==> flow/design.v <==
module processor
(
	output reg w_en,
	output reg done,
	output reg [7:0] addr,
	output reg [31:0] data_out,
	input clk,
	input rst_n,
	input start,
	input [31:0] data_in
);
	parameter RESET = 3'd0;
	parameter READ_DATA = 3'd1;
	parameter READ_INSTRUCTON = 3'd2;
	parameter DELAY = 3'd3;
	parameter EXECUTE = 3'd4;
	parameter ADD = 3'd0;
	parameter SUB = 3'd1;
	parameter MUL = 3'd2;
	parameter TR = 3'd3;
	parameter DET = 3'd4;
	reg [2:0] cs,ns;
	reg [1:0] read_data_counter;
	reg [3:0] a11,a12,a21,a22,b11,b12,b21,b22;
	always@(posedge clk or negedge rst_n)begin
		if(~rst_n) cs <= RESET;
		else cs <= ns;
	end
	always@(*)begin
		case(cs)
			RESET : ns = (start & rst_n) ? READ_DATA : RESET;
			READ_DATA : ns = (read_data_counter == 2) ? READ_INSTRUCTON : READ_DATA;
			READ_INSTRUCTON : ns = DELAY;
			DELAY : ns = EXECUTE;
			EXECUTE : ns = RESET;
			default : ns = RESET;
		endcase
	end
	always@(posedge clk or negedge rst_n)begin
		if(~rst_n)begin
			done <= 0;
			w_en <= 0;
			addr <= 8'd255;
			data_out <= 0;
			read_data_counter <= 0;
			a11 <= 0;
			a12 <= 0;
			a21 <= 0; 
			a22 <= 0;
			b11 <= 0;
			b12 <= 0;
			b21 <= 0;
			b22 <= 0;	
		end
		else begin
			case(ns)
				RESET : begin
					done <= 0;
					w_en <= 0;
					addr <= 8'd255;
					data_out <= 0;
					read_data_counter <= 0;
					a11 <= 0;
					a12 <= 0;
					a21 <= 0; 
					a22 <= 0;
					b11 <= 0;
					b12 <= 0;
					b21 <= 0;
					b22 <= 0;
				end
				READ_DATA : begin
					done <= 0;
					w_en <= 0;
					addr <= 8'd255;
					data_out <= 0;
					read_data_counter <= read_data_counter + 1;
					a11 <= data_in[3:0];
					a12 <= data_in[7:4];
					a21 <= data_in[11:8]; 
					a22 <= data_in[15:12];
					b11 <= data_in[19:16];
					b12 <= data_in[23:20];
					b21 <= data_in[27:24];
					b22 <= data_in[31:28];
				end
				READ_INSTRUCTON : begin
					done <= 0;
					w_en <= 0;
					addr <= 0;
					data_out <= 0;
					read_data_counter <= 0;
					a11 <= a11;
					a12 <= a12;
					a21 <= a21; 
					a22 <= a22;
					b11 <= b11;
					b12 <= b12;
					b21 <= b21;
					b22 <= b22;
				end
				DELAY : begin
					done <= done;
					w_en <= w_en;
					addr <= addr;
					data_out <= 0;
					read_data_counter <= 0;
					a11 <= a11;
					a12 <= a12;
					a21 <= a21; 
					a22 <= a22;
					b11 <= b11;
					b12 <= b12;
					b21 <= b21;
					b22 <= b22;
				end
				EXECUTE : begin
					addr <= data_in[7:0];
					read_data_counter <= read_data_counter;
					a11 <= a11;
					a12 <= a12;
					a21 <= a21; 
					a22 <= a22;
					b11 <= b11;
					b12 <= b12;
					b21 <= b21;
					b22 <= b22;
					case(data_in[31:29])
						ADD : begin
							done <= 1;
							w_en <= 1;
							data_out [7:0] <= $signed(a11) + $signed(b11);
							data_out [15:8] <= $signed(a12) + $signed(b12);
							data_out [23:16] <= $signed(a21) + $signed(b21);
							data_out [31:24] <= $signed(a22) + $signed(b22);
						end
						SUB : begin
							done <= 1;
							w_en <= 1;
							data_out [7:0] <= $signed(a11) - $signed(b11);
							data_out [15:8] <= $signed(a12) - $signed(b12);
							data_out [23:16] <= $signed(a21) - $signed(b21);
							data_out [31:24] <= $signed(a22) - $signed(b22);
						end
						MUL : begin
							done <= 1;
							w_en <= 1;
							data_out [7:0] <= ($signed(a11) * $signed(b11)) + ($signed(a12) * $signed(b21));
							data_out [15:8] <= ($signed(a11) * $signed(b12)) + ($signed(a12) * $signed(b22));
							data_out [23:16] <= ($signed(a21) * $signed(b11)) + ($signed(a22) * $signed(b21));
							data_out [31:24] <= ($signed(a21) * $signed(b12)) + ($signed(a22) * $signed(b22));
						end
						TR : begin
							done <= 1;
							w_en <= 1;
							data_out [7:0] <= {a11[3],a11[3],a11[3],a11[3],a11};
							data_out [15:8] <= {a21[3],a21[3],a21[3],a21[3],a21};
							data_out [23:16] <= {a12[3],a12[3],a12[3],a12[3],a12};
							data_out [31:24] <= {a22[3],a22[3],a22[3],a22[3],a22};
						end
						DET : begin
							done <= 1;
							w_en <= 1;
							data_out <= ($signed(a11) * $signed(a22)) - ($signed(a12) * $signed(a21));
						end
						default : begin
							done <= 0;
							w_en <= 0;
						end
					endcase
				end
			endcase
		end
	end
endmodule
Appendix: tool output

Step by step through the tools: processor. Tool output for the design above before and after an edit, in the order of the flow. Lines under "original" count in the file above, lines under "edited" in the edited file. "difference" is "edited" less "original", of the values as shown; "rel. change" is that difference over "original", in percent. Operators: Yosys type, input widths -> output width; for muxes data width and select width s. A cell with n/a has no value.

Top: processor. Clock: clk. Library: sky130hd. Library corner: tt_025C_1v80.

Edit of the RTL. Unified diff, file above to edited file. The edit is scripted: it alters the design's behaviour and was not made to optimise anything.

```diff
@@ -8,6 +8,8 @@
 	input rst_n,
 	input start,
-	input [31:0] data_in
+	input [31:0] data_in_pin
 );
+	reg [31:0] data_in;
+	always @(posedge clk) data_in <= data_in_pin;
 	parameter RESET = 3'd0;
 	parameter READ_DATA = 3'd1;
```

Word-level counts. Counts by Yosys on the flattened word-level netlist (proc, flatten, opt, wreduce; memories kept). Register bits leave out memories and registers merged into their read ports (data or address). Print and check cells are left out.

Cells by class: bitwise gates (word level) (original 1, edited 1, difference 0, rel. change 0.00%); add/subtract/negate cells (original 14, edited 14, difference 0, rel. change 0.00%); reductions and logical operators (original 14, edited 14, difference 0, rel. change 0.00%); equality and inequality tests (original 13, edited 13, difference 0, rel. change 0.00%); multipliers (original 10, edited 10, difference 0, rel. change 0.00%); muxes and demuxes (original 23, edited 23, difference 0, rel. change 0.00%).

Operator list: $mul 4x4->8 (original 10, edited 10, difference 0, rel. change 0.00%); $pmux 4 s2 (original 8, edited 8, difference 0, rel. change 0.00%); $eq 3x2->1 const B (original 6, edited 6, difference 0, rel. change 0.00%); $add 4x4->5 (original 4, edited 4, difference 0, rel. change 0.00%); $add 8x8->8 (original 4, edited 4, difference 0, rel. change 0.00%); $pmux 8 s2 (original 4, edited 4, difference 0, rel. change 0.00%); $pmux 8 s5 (original 4, edited 4, difference 0, rel. change 0.00%); $reduce_bool 2->1 (original 4, edited 4, difference 0, rel. change 0.00%); $sub 4x4->5 (original 4, edited 4, difference 0, rel. change 0.00%); $eq 3x1->1 const B (original 3, edited 3, difference 0, rel. change 0.00%); $logic_not 3->1 (original 3, edited 3, difference 0, rel. change 0.00%); $eq 3x3->1 const B (original 2, edited 2, difference 0, rel. change 0.00%); $mux 1 (original 2, edited 2, difference 0, rel. change 0.00%); $reduce_or 3->1 (original 2, edited 2, difference 0, rel. change 0.00%); $add 2x1->2 const B (original 1, edited 1, difference 0, rel. change 0.00%); $and 1x1->1 (original 1, edited 1, difference 0, rel. change 0.00%); $eq 2x2->1 const B (original 1, edited 1, difference 0, rel. change 0.00%); $mux 2 (original 1, edited 1, difference 0, rel. change 0.00%); $ne 6x6->1 const B (original 1, edited 1, difference 0, rel. change 0.00%); $pmux 1 s2 (original 1, edited 1, difference 0, rel. change 0.00%); $pmux 2 s2 (original 1, edited 1, difference 0, rel. change 0.00%); $pmux 3 s4 (original 1, edited 1, difference 0, rel. change 0.00%); $pmux 8 s3 (original 1, edited 1, difference 0, rel. change 0.00%); $reduce_and 2->1 (original 1, edited 1, difference 0, rel. change 0.00%); $reduce_bool 3->1 (original 1, edited 1, difference 0, rel. change 0.00%); $reduce_or 2->1 (original 1, edited 1, difference 0, rel. change 0.00%); $reduce_or 4->1 (original 1, edited 1, difference 0, rel. change 0.00%); $reduce_or 5->1 (original 1, edited 1, difference 0, rel. change 0.00%); $sub 8x8->9 (original 1, edited 1, difference 0, rel. change 0.00%).

Bit counts: output and inout bits (original 42, edited 42, difference 0, rel. change 0.00%); input port bits (original 35, edited 35, difference 0, rel. change 0.00%); cells after elaboration (original 88, edited 89, difference +1, rel. change +1.14%); register bits after elaboration (original 78, edited 110, difference +32, rel. change +41.03%).

Longest topological paths. Yosys ltp: most cells in a row. Word level: on the elaborated netlist, between registers, memories and ports. Mapped: between sequential cells and ports; inverters and the memories' decode and read muxes count.

Depth: depth in word-level cells (original 7, edited 7, difference 0, rel. change 0.00%); ABC_AREA (original 0, edited 0); mapped depth (original 20, edited 20, difference 0, rel. change 0.00%); mapped depth without buffers (original 19, edited 19, difference 0, rel. change 0.00%).

Synthesis result. Yosys stat after the flow's synthesis: flattened, memories mapped to cells. It holds for the ABC_AREA given above (unset counts as 0); a run with the other value may have another netlist.

Synthesis totals: cell count (original 1297, edited 1331, difference +34, rel. change +2.62%); buffers (original 45, edited 49, difference +4, rel. change +8.89%); mapped flip-flops (original 80, edited 112, difference +32, rel. change +40.00%); mapped area (mm²) (original 0.0116049, edited 0.0122555, difference +0.0006506, rel. change +5.61%); sequential part of the area (mm²) (original 0.0020132, edited 0.0026538, difference +0.0006406, rel. change +31.82%).

Cell types: sky130_fd_sc_hd__dfxtp_1 (original 0, edited 32, difference +32); sky130_fd_sc_hd__nand3_1 (original 24, edited 35, difference +11, rel. change +45.83%); sky130_fd_sc_hd__o21ai_0 (original 75, edited 65, difference -10, rel. change -13.33%); sky130_fd_sc_hd__clkbuf_1 (original 37, edited 45, difference +8, rel. change +21.62%); sky130_fd_sc_hd__inv_1 (original 238, edited 235, difference -3, rel. change -1.26%); sky130_fd_sc_hd__nor2_1 (original 97, edited 94, difference -3, rel. change -3.09%); sky130_fd_sc_hd__and2_1 (original 47, edited 49, difference +2, rel. change +4.26%); sky130_fd_sc_hd__buf_2 (original 4, edited 2, difference -2, rel. change -50.00%); sky130_fd_sc_hd__buf_4 (original 3, edited 1, difference -2, rel. change -66.67%); sky130_fd_sc_hd__a31o_2 (original 2, edited 0, difference -2, rel. change -100.00%); sky130_fd_sc_hd__a21oi_1 (original 59, edited 58, difference -1, rel. change -1.69%); sky130_fd_sc_hd__xor2_1 (original 23, edited 24, difference +1, rel. change +4.35%); sky130_fd_sc_hd__a22o_1 (original 7, edited 6, difference -1, rel. change -14.29%); sky130_fd_sc_hd__clkinv_1 (original 4, edited 5, difference +1, rel. change +25.00%); sky130_fd_sc_hd__mux2i_1 (original 4, edited 3, difference -1, rel. change -25.00%); sky130_fd_sc_hd__o21a_1 (original 4, edited 5, difference +1, rel. change +25.00%); sky130_fd_sc_hd__or3_1 (original 3, edited 4, difference +1, rel. change +33.33%); sky130_fd_sc_hd__o21ai_1 (original 2, edited 1, difference -1, rel. change -50.00%).

Not every row of either side is listed.

Timing after synthesis. Source: OpenSTA report_checks on the synthesized netlist (no wires, ideal clock, input and output delay 20% of the period each), path of least setup slack; recovery checks are left aside. Register names are those of the netlist, which keeps one name where synthesis merged equal registers.

Path post-synthesis: path type (original register to register, edited register to register); start (original reg a22[1], edited reg a22[1]); end (original reg data_out[15], edited reg data_out[15]); buffers on the path (original 1, edited 1, difference 0, rel. change 0.00%); data arrival time (ps) (original 4702, edited 4720, difference +18, rel. change +0.38%); stages on the path (original 19, edited 19, difference 0, rel. change 0.00%); clock period (ps) (original 7000, edited 7000, difference 0, rel. change 0.00%); data required time (ps) (original 6874, edited 6874, difference 0, rel. change 0.00%); library setup time (ps) (original 126, edited 126, difference 0); delay of the path (ps) (original 4828, edited 4846, difference +18, rel. change +0.37%); slack (ps) (original 2172, edited 2154, difference -18); time at the first pin (ps) (original 0, edited 0, difference 0); period reached after synthesis (ps) (original 4828, edited 4846, difference +18, rel. change +0.37%).

"delay of the path" = arrival - input delay + setup time. "stages on the path" counts driving pins, that of a launching flip-flop among them; a cell with two outputs on the path counts twice. "period reached after synthesis" = period - worst setup slack (recovery checks aside). The figure is calculated, with input and output delays left at 20% of the set period. Between the ends stands the longest chain of elaborated cells between them, by number of cells; it is not shown to be the way that was timed. Of several equally long chains one is given. A line is the first line of the expression or statement that the cell stems from. Yosys adds cells for indexed reads and writes and turns some case tables into memories. At most two assigning lines are given for a register; there are more.

On the way, post-synthesis, original:
Cell sequence: sky130_fd_sc_hd__dfrtp_1 -> sky130_fd_sc_hd__clkbuf_1 -> sky130_fd_sc_hd__nand2_1 -> sky130_fd_sc_hd__fa_1 -> sky130_fd_sc_hd__fa_1 -> sky130_fd_sc_hd__ha_1 -> sky130_fd_sc_hd__inv_1 -> sky130_fd_sc_hd__fa_1 -> sky130_fd_sc_hd__inv_1 -> sky130_fd_sc_hd__fa_1 -> sky130_fd_sc_hd__inv_1 -> sky130_fd_sc_hd__ha_1 -> sky130_fd_sc_hd__a31oi_1 -> sky130_fd_sc_hd__a22oi_1 -> sky130_fd_sc_hd__a31oi_1 -> sky130_fd_sc_hd__xnor2_2 -> sky130_fd_sc_hd__o21bai_4 -> sky130_fd_sc_hd__nor2_1 -> sky130_fd_sc_hd__a221o_1. The entry for length of the longest elaborated chain reads 4. The figure for elaborated cells between the ends (all ways) is 4. Under source lines of those cells stands 3. Classes of those cells: add/sub: 1; mul: 1; mux: 2.

RTL lines, path post-synthesis, original: start: declaration (line 24) `reg [3:0] a11,a12,a21,a22,b11,b12,b21,b22;`; start: assignment (line 81) `a22 <= data_in[15:12];`; start: assignment (line 96) `a22 <= a22;`; $mul 4x4->8 (line 164) `data_out <= ($signed(a11) * $signed(a22)) - ($signed(a12) * $signed(a21));`; $sub 8x8->9 (line 164); $pmux 8 s5 (line 128) `case(data_in[31:29])`; $pmux 8 s2 (line 56) `case(ns)`; end: assignment (line 133) `data_out [15:8] <= $signed(a12) + $signed(b12);`; end: assignment (line 141) `data_out [15:8] <= $signed(a12) - $signed(b12);`; end: declaration (line 6) `output reg [31:0] data_out,`.

On the way, post-synthesis, edited:
Cell sequence: sky130_fd_sc_hd__dfrtp_1 -> sky130_fd_sc_hd__clkbuf_1 -> sky130_fd_sc_hd__nand2_1 -> sky130_fd_sc_hd__fa_1 -> sky130_fd_sc_hd__fa_1 -> sky130_fd_sc_hd__ha_1 -> sky130_fd_sc_hd__inv_1 -> sky130_fd_sc_hd__fa_1 -> sky130_fd_sc_hd__inv_1 -> sky130_fd_sc_hd__fa_1 -> sky130_fd_sc_hd__inv_1 -> sky130_fd_sc_hd__ha_1 -> sky130_fd_sc_hd__a31oi_1 -> sky130_fd_sc_hd__a22oi_1 -> sky130_fd_sc_hd__a31oi_1 -> sky130_fd_sc_hd__xnor2_2 -> sky130_fd_sc_hd__o21ai_4 -> sky130_fd_sc_hd__nor2_1 -> sky130_fd_sc_hd__a221o_1. The entry for length of the longest elaborated chain reads 4. The figure for elaborated cells between the ends (all ways) is 4. Under source lines of those cells stands 3. Classes of those cells: add/sub: 1; mul: 1; mux: 2.

RTL lines, path post-synthesis, edited: start: declaration (line 26) `reg [3:0] a11,a12,a21,a22,b11,b12,b21,b22;`; start: assignment (line 83) `a22 <= data_in[15:12];`; start: assignment (line 98) `a22 <= a22;`; $mul 4x4->8 (line 166) `data_out <= ($signed(a11) * $signed(a22)) - ($signed(a12) * $signed(a21));`; $sub 8x8->9 (line 166); $pmux 8 s5 (line 130) `case(data_in[31:29])`; $pmux 8 s2 (line 58) `case(ns)`; end: assignment (line 135) `data_out [15:8] <= $signed(a12) + $signed(b12);`; end: assignment (line 143) `data_out [15:8] <= $signed(a12) - $signed(b12);`; end: declaration (line 6) `output reg [31:0] data_out,`.

Timing after layout. Path of least setup slack in the final report of the runs of pair A (OpenROAD, finished layout, wires in). Where an end is a register, its clock arrival counts in the times. The report prints the path's times to 10 ps; the period is as set.

Path after layout: path type (original register to register, edited register to register); start (original reg a22[0], edited reg a22[0]); end (original reg data_out[18], edited reg data_out[20]); time at the first pin (ps) (original 360, edited 360, difference 0, rel. change 0.00%); data required time (ps) (original 5900, edited 5870, difference -30, rel. change -0.51%); stages on the path (original 18, edited 18, difference 0, rel. change 0.00%); buffers on the path (original 0, edited 0, difference 0); library setup time (ps) (original 60, edited 110, difference +50); clock period (ps) (original 5610, edited 5610, difference 0, rel. change 0.00%); data arrival time (ps) (original 5630, edited 5500, difference -130, rel. change -2.31%); slack (ps) (original 270, edited 370, difference +100).

Between the ends stands the longest chain of elaborated cells between them, by number of cells; it is not shown to be the way that was timed. Of several equally long chains one is given. At most two assigning lines are given for a register; there are more.

On the way, after layout, original:
Cell sequence: sky130_fd_sc_hd__dfrtp_1 -> sky130_fd_sc_hd__nand2_1 -> sky130_fd_sc_hd__fa_1 -> sky130_fd_sc_hd__fa_1 -> sky130_fd_sc_hd__ha_1 -> sky130_fd_sc_hd__inv_1 -> sky130_fd_sc_hd__fa_1 -> sky130_fd_sc_hd__inv_1 -> sky130_fd_sc_hd__fa_1 -> sky130_fd_sc_hd__inv_1 -> sky130_fd_sc_hd__ha_1 -> sky130_fd_sc_hd__a31oi_1 -> sky130_fd_sc_hd__a22oi_1 -> sky130_fd_sc_hd__a31oi_1 -> sky130_fd_sc_hd__xnor2_2 -> sky130_fd_sc_hd__nor2_2 -> sky130_fd_sc_hd__a2111oi_0 -> sky130_fd_sc_hd__a21o_1. The entry for length of the longest elaborated chain reads 4. The figure for elaborated cells between the ends (all ways) is 6. Under source lines of those cells stands 4. Classes of those cells: add/sub: 2; mul: 2; mux: 2.

RTL lines, path after layout, original: start: declaration (line 24) `reg [3:0] a11,a12,a21,a22,b11,b12,b21,b22;`; start: assignment (line 81) `a22 <= data_in[15:12];`; start: assignment (line 96) `a22 <= a22;`; $mul 4x4->8 (line 164) `data_out <= ($signed(a11) * $signed(a22)) - ($signed(a12) * $signed(a21));`; $sub 8x8->9 (line 164); $pmux 8 s5 (line 128) `case(data_in[31:29])`; $pmux 8 s2 (line 56) `case(ns)`; end: assignment (line 134) `data_out [23:16] <= $signed(a21) + $signed(b21);`; end: assignment (line 142) `data_out [23:16] <= $signed(a21) - $signed(b21);`; end: declaration (line 6) `output reg [31:0] data_out,`.

On the way, after layout, edited:
Cell sequence: sky130_fd_sc_hd__dfrtp_1 -> sky130_fd_sc_hd__nand2_1 -> sky130_fd_sc_hd__fa_1 -> sky130_fd_sc_hd__fa_1 -> sky130_fd_sc_hd__ha_1 -> sky130_fd_sc_hd__inv_1 -> sky130_fd_sc_hd__fa_1 -> sky130_fd_sc_hd__inv_1 -> sky130_fd_sc_hd__fa_1 -> sky130_fd_sc_hd__inv_1 -> sky130_fd_sc_hd__ha_1 -> sky130_fd_sc_hd__a31oi_1 -> sky130_fd_sc_hd__a22oi_1 -> sky130_fd_sc_hd__a31oi_1 -> sky130_fd_sc_hd__xnor2_2 -> sky130_fd_sc_hd__o21ai_4 -> sky130_fd_sc_hd__nor2_1 -> sky130_fd_sc_hd__a221o_1. The entry for length of the longest elaborated chain reads 4. The figure for elaborated cells between the ends (all ways) is 6. Under source lines of those cells stands 4. Classes of those cells: add/sub: 2; mul: 2; mux: 2.

RTL lines, path after layout, edited: start: declaration (line 26) `reg [3:0] a11,a12,a21,a22,b11,b12,b21,b22;`; start: assignment (line 83) `a22 <= data_in[15:12];`; start: assignment (line 98) `a22 <= a22;`; $mul 4x4->8 (line 166) `data_out <= ($signed(a11) * $signed(a22)) - ($signed(a12) * $signed(a21));`; $sub 8x8->9 (line 166); $pmux 8 s5 (line 130) `case(data_in[31:29])`; $pmux 8 s2 (line 58) `case(ns)`; end: assignment (line 136) `data_out [23:16] <= $signed(a21) + $signed(b21);`; end: assignment (line 144) `data_out [23:16] <= $signed(a21) - $signed(b21);`; end: declaration (line 6) `output reg [31:0] data_out,`.

Measured runs. Runs of the flow (Yosys, OpenROAD) on both versions; the two runs of a pair have the same settings. The constraints put input and output delay at 20% of the set period each and load the outputs with 0.01 pF.

Settings, pair A:
Under period_ns stands 5.61. For CAP_MARGIN the number is 20. The figure for CORE_MARGIN is 2. Under CORE_UTILIZATION stands 40. For SLEW_MARGIN the number is 20.

Final reports, pair A: smallest hold slack (ps) (original 439, edited 422, difference -17); area of the die (mm²) (original 0.0303909, edited 0.0320553, difference +0.0016644, rel. change +5.48%); utilization in the final report (%) (original 46.2, edited 45.8, difference -0.4); period reached (ps) (original 5339, edited 5240, difference -99, rel. change -1.85%); post-synthesis cell area (mm²) (original 0.0116049, edited 0.0122555, difference +0.0006506, rel. change +5.61%); total negative slack on setup checks (ps) (original 0, edited 0, difference 0); std-cell area (final layout) (mm²) (original 0.0132202, edited 0.0138971, difference +0.0006769, rel. change +5.12%); setup slack of the worst path (ps) (original 271, edited 370, difference +99).

Settings, pair B:
Under CORE_UTILIZATION stands 54. For CTS_CLUSTER_DIAMETER the number is 102. GPL_ROUTABILITY_DRIVEN: 0. For GPL_TIMING_DRIVEN the number is 1. Under PLACE_DENSITY_LB_ADDON stands 0.29. Under period_ns stands 7.21. For CAP_MARGIN the number is 20. The figure for CORE_MARGIN is 2. For SLEW_MARGIN the number is 20.

Final reports, pair B: smallest hold slack (ps) (original 440, edited 432, difference -8); area of the die (mm²) (original 0.0226789, edited 0.0239166, difference +0.0012377, rel. change +5.46%); utilization in the final report (%) (original 61.3, edited 60.5, difference -0.8); period reached (ps) (original 5519, edited 5570, difference +51, rel. change +0.92%); post-synthesis cell area (mm²) (original 0.0116049, edited 0.0122555, difference +0.0006506, rel. change +5.61%); total negative slack on setup checks (ps) (original 0, edited 0, difference 0); std-cell area (final layout) (mm²) (original 0.0129312, edited 0.0135818, difference +0.0006506, rel. change +5.03%); setup slack of the worst path (ps) (original 1691, edited 1640, difference -51).

"period reached" means the clock period less the worst setup slack. The figure is calculated, with input and output delays left at 20% of the set period.
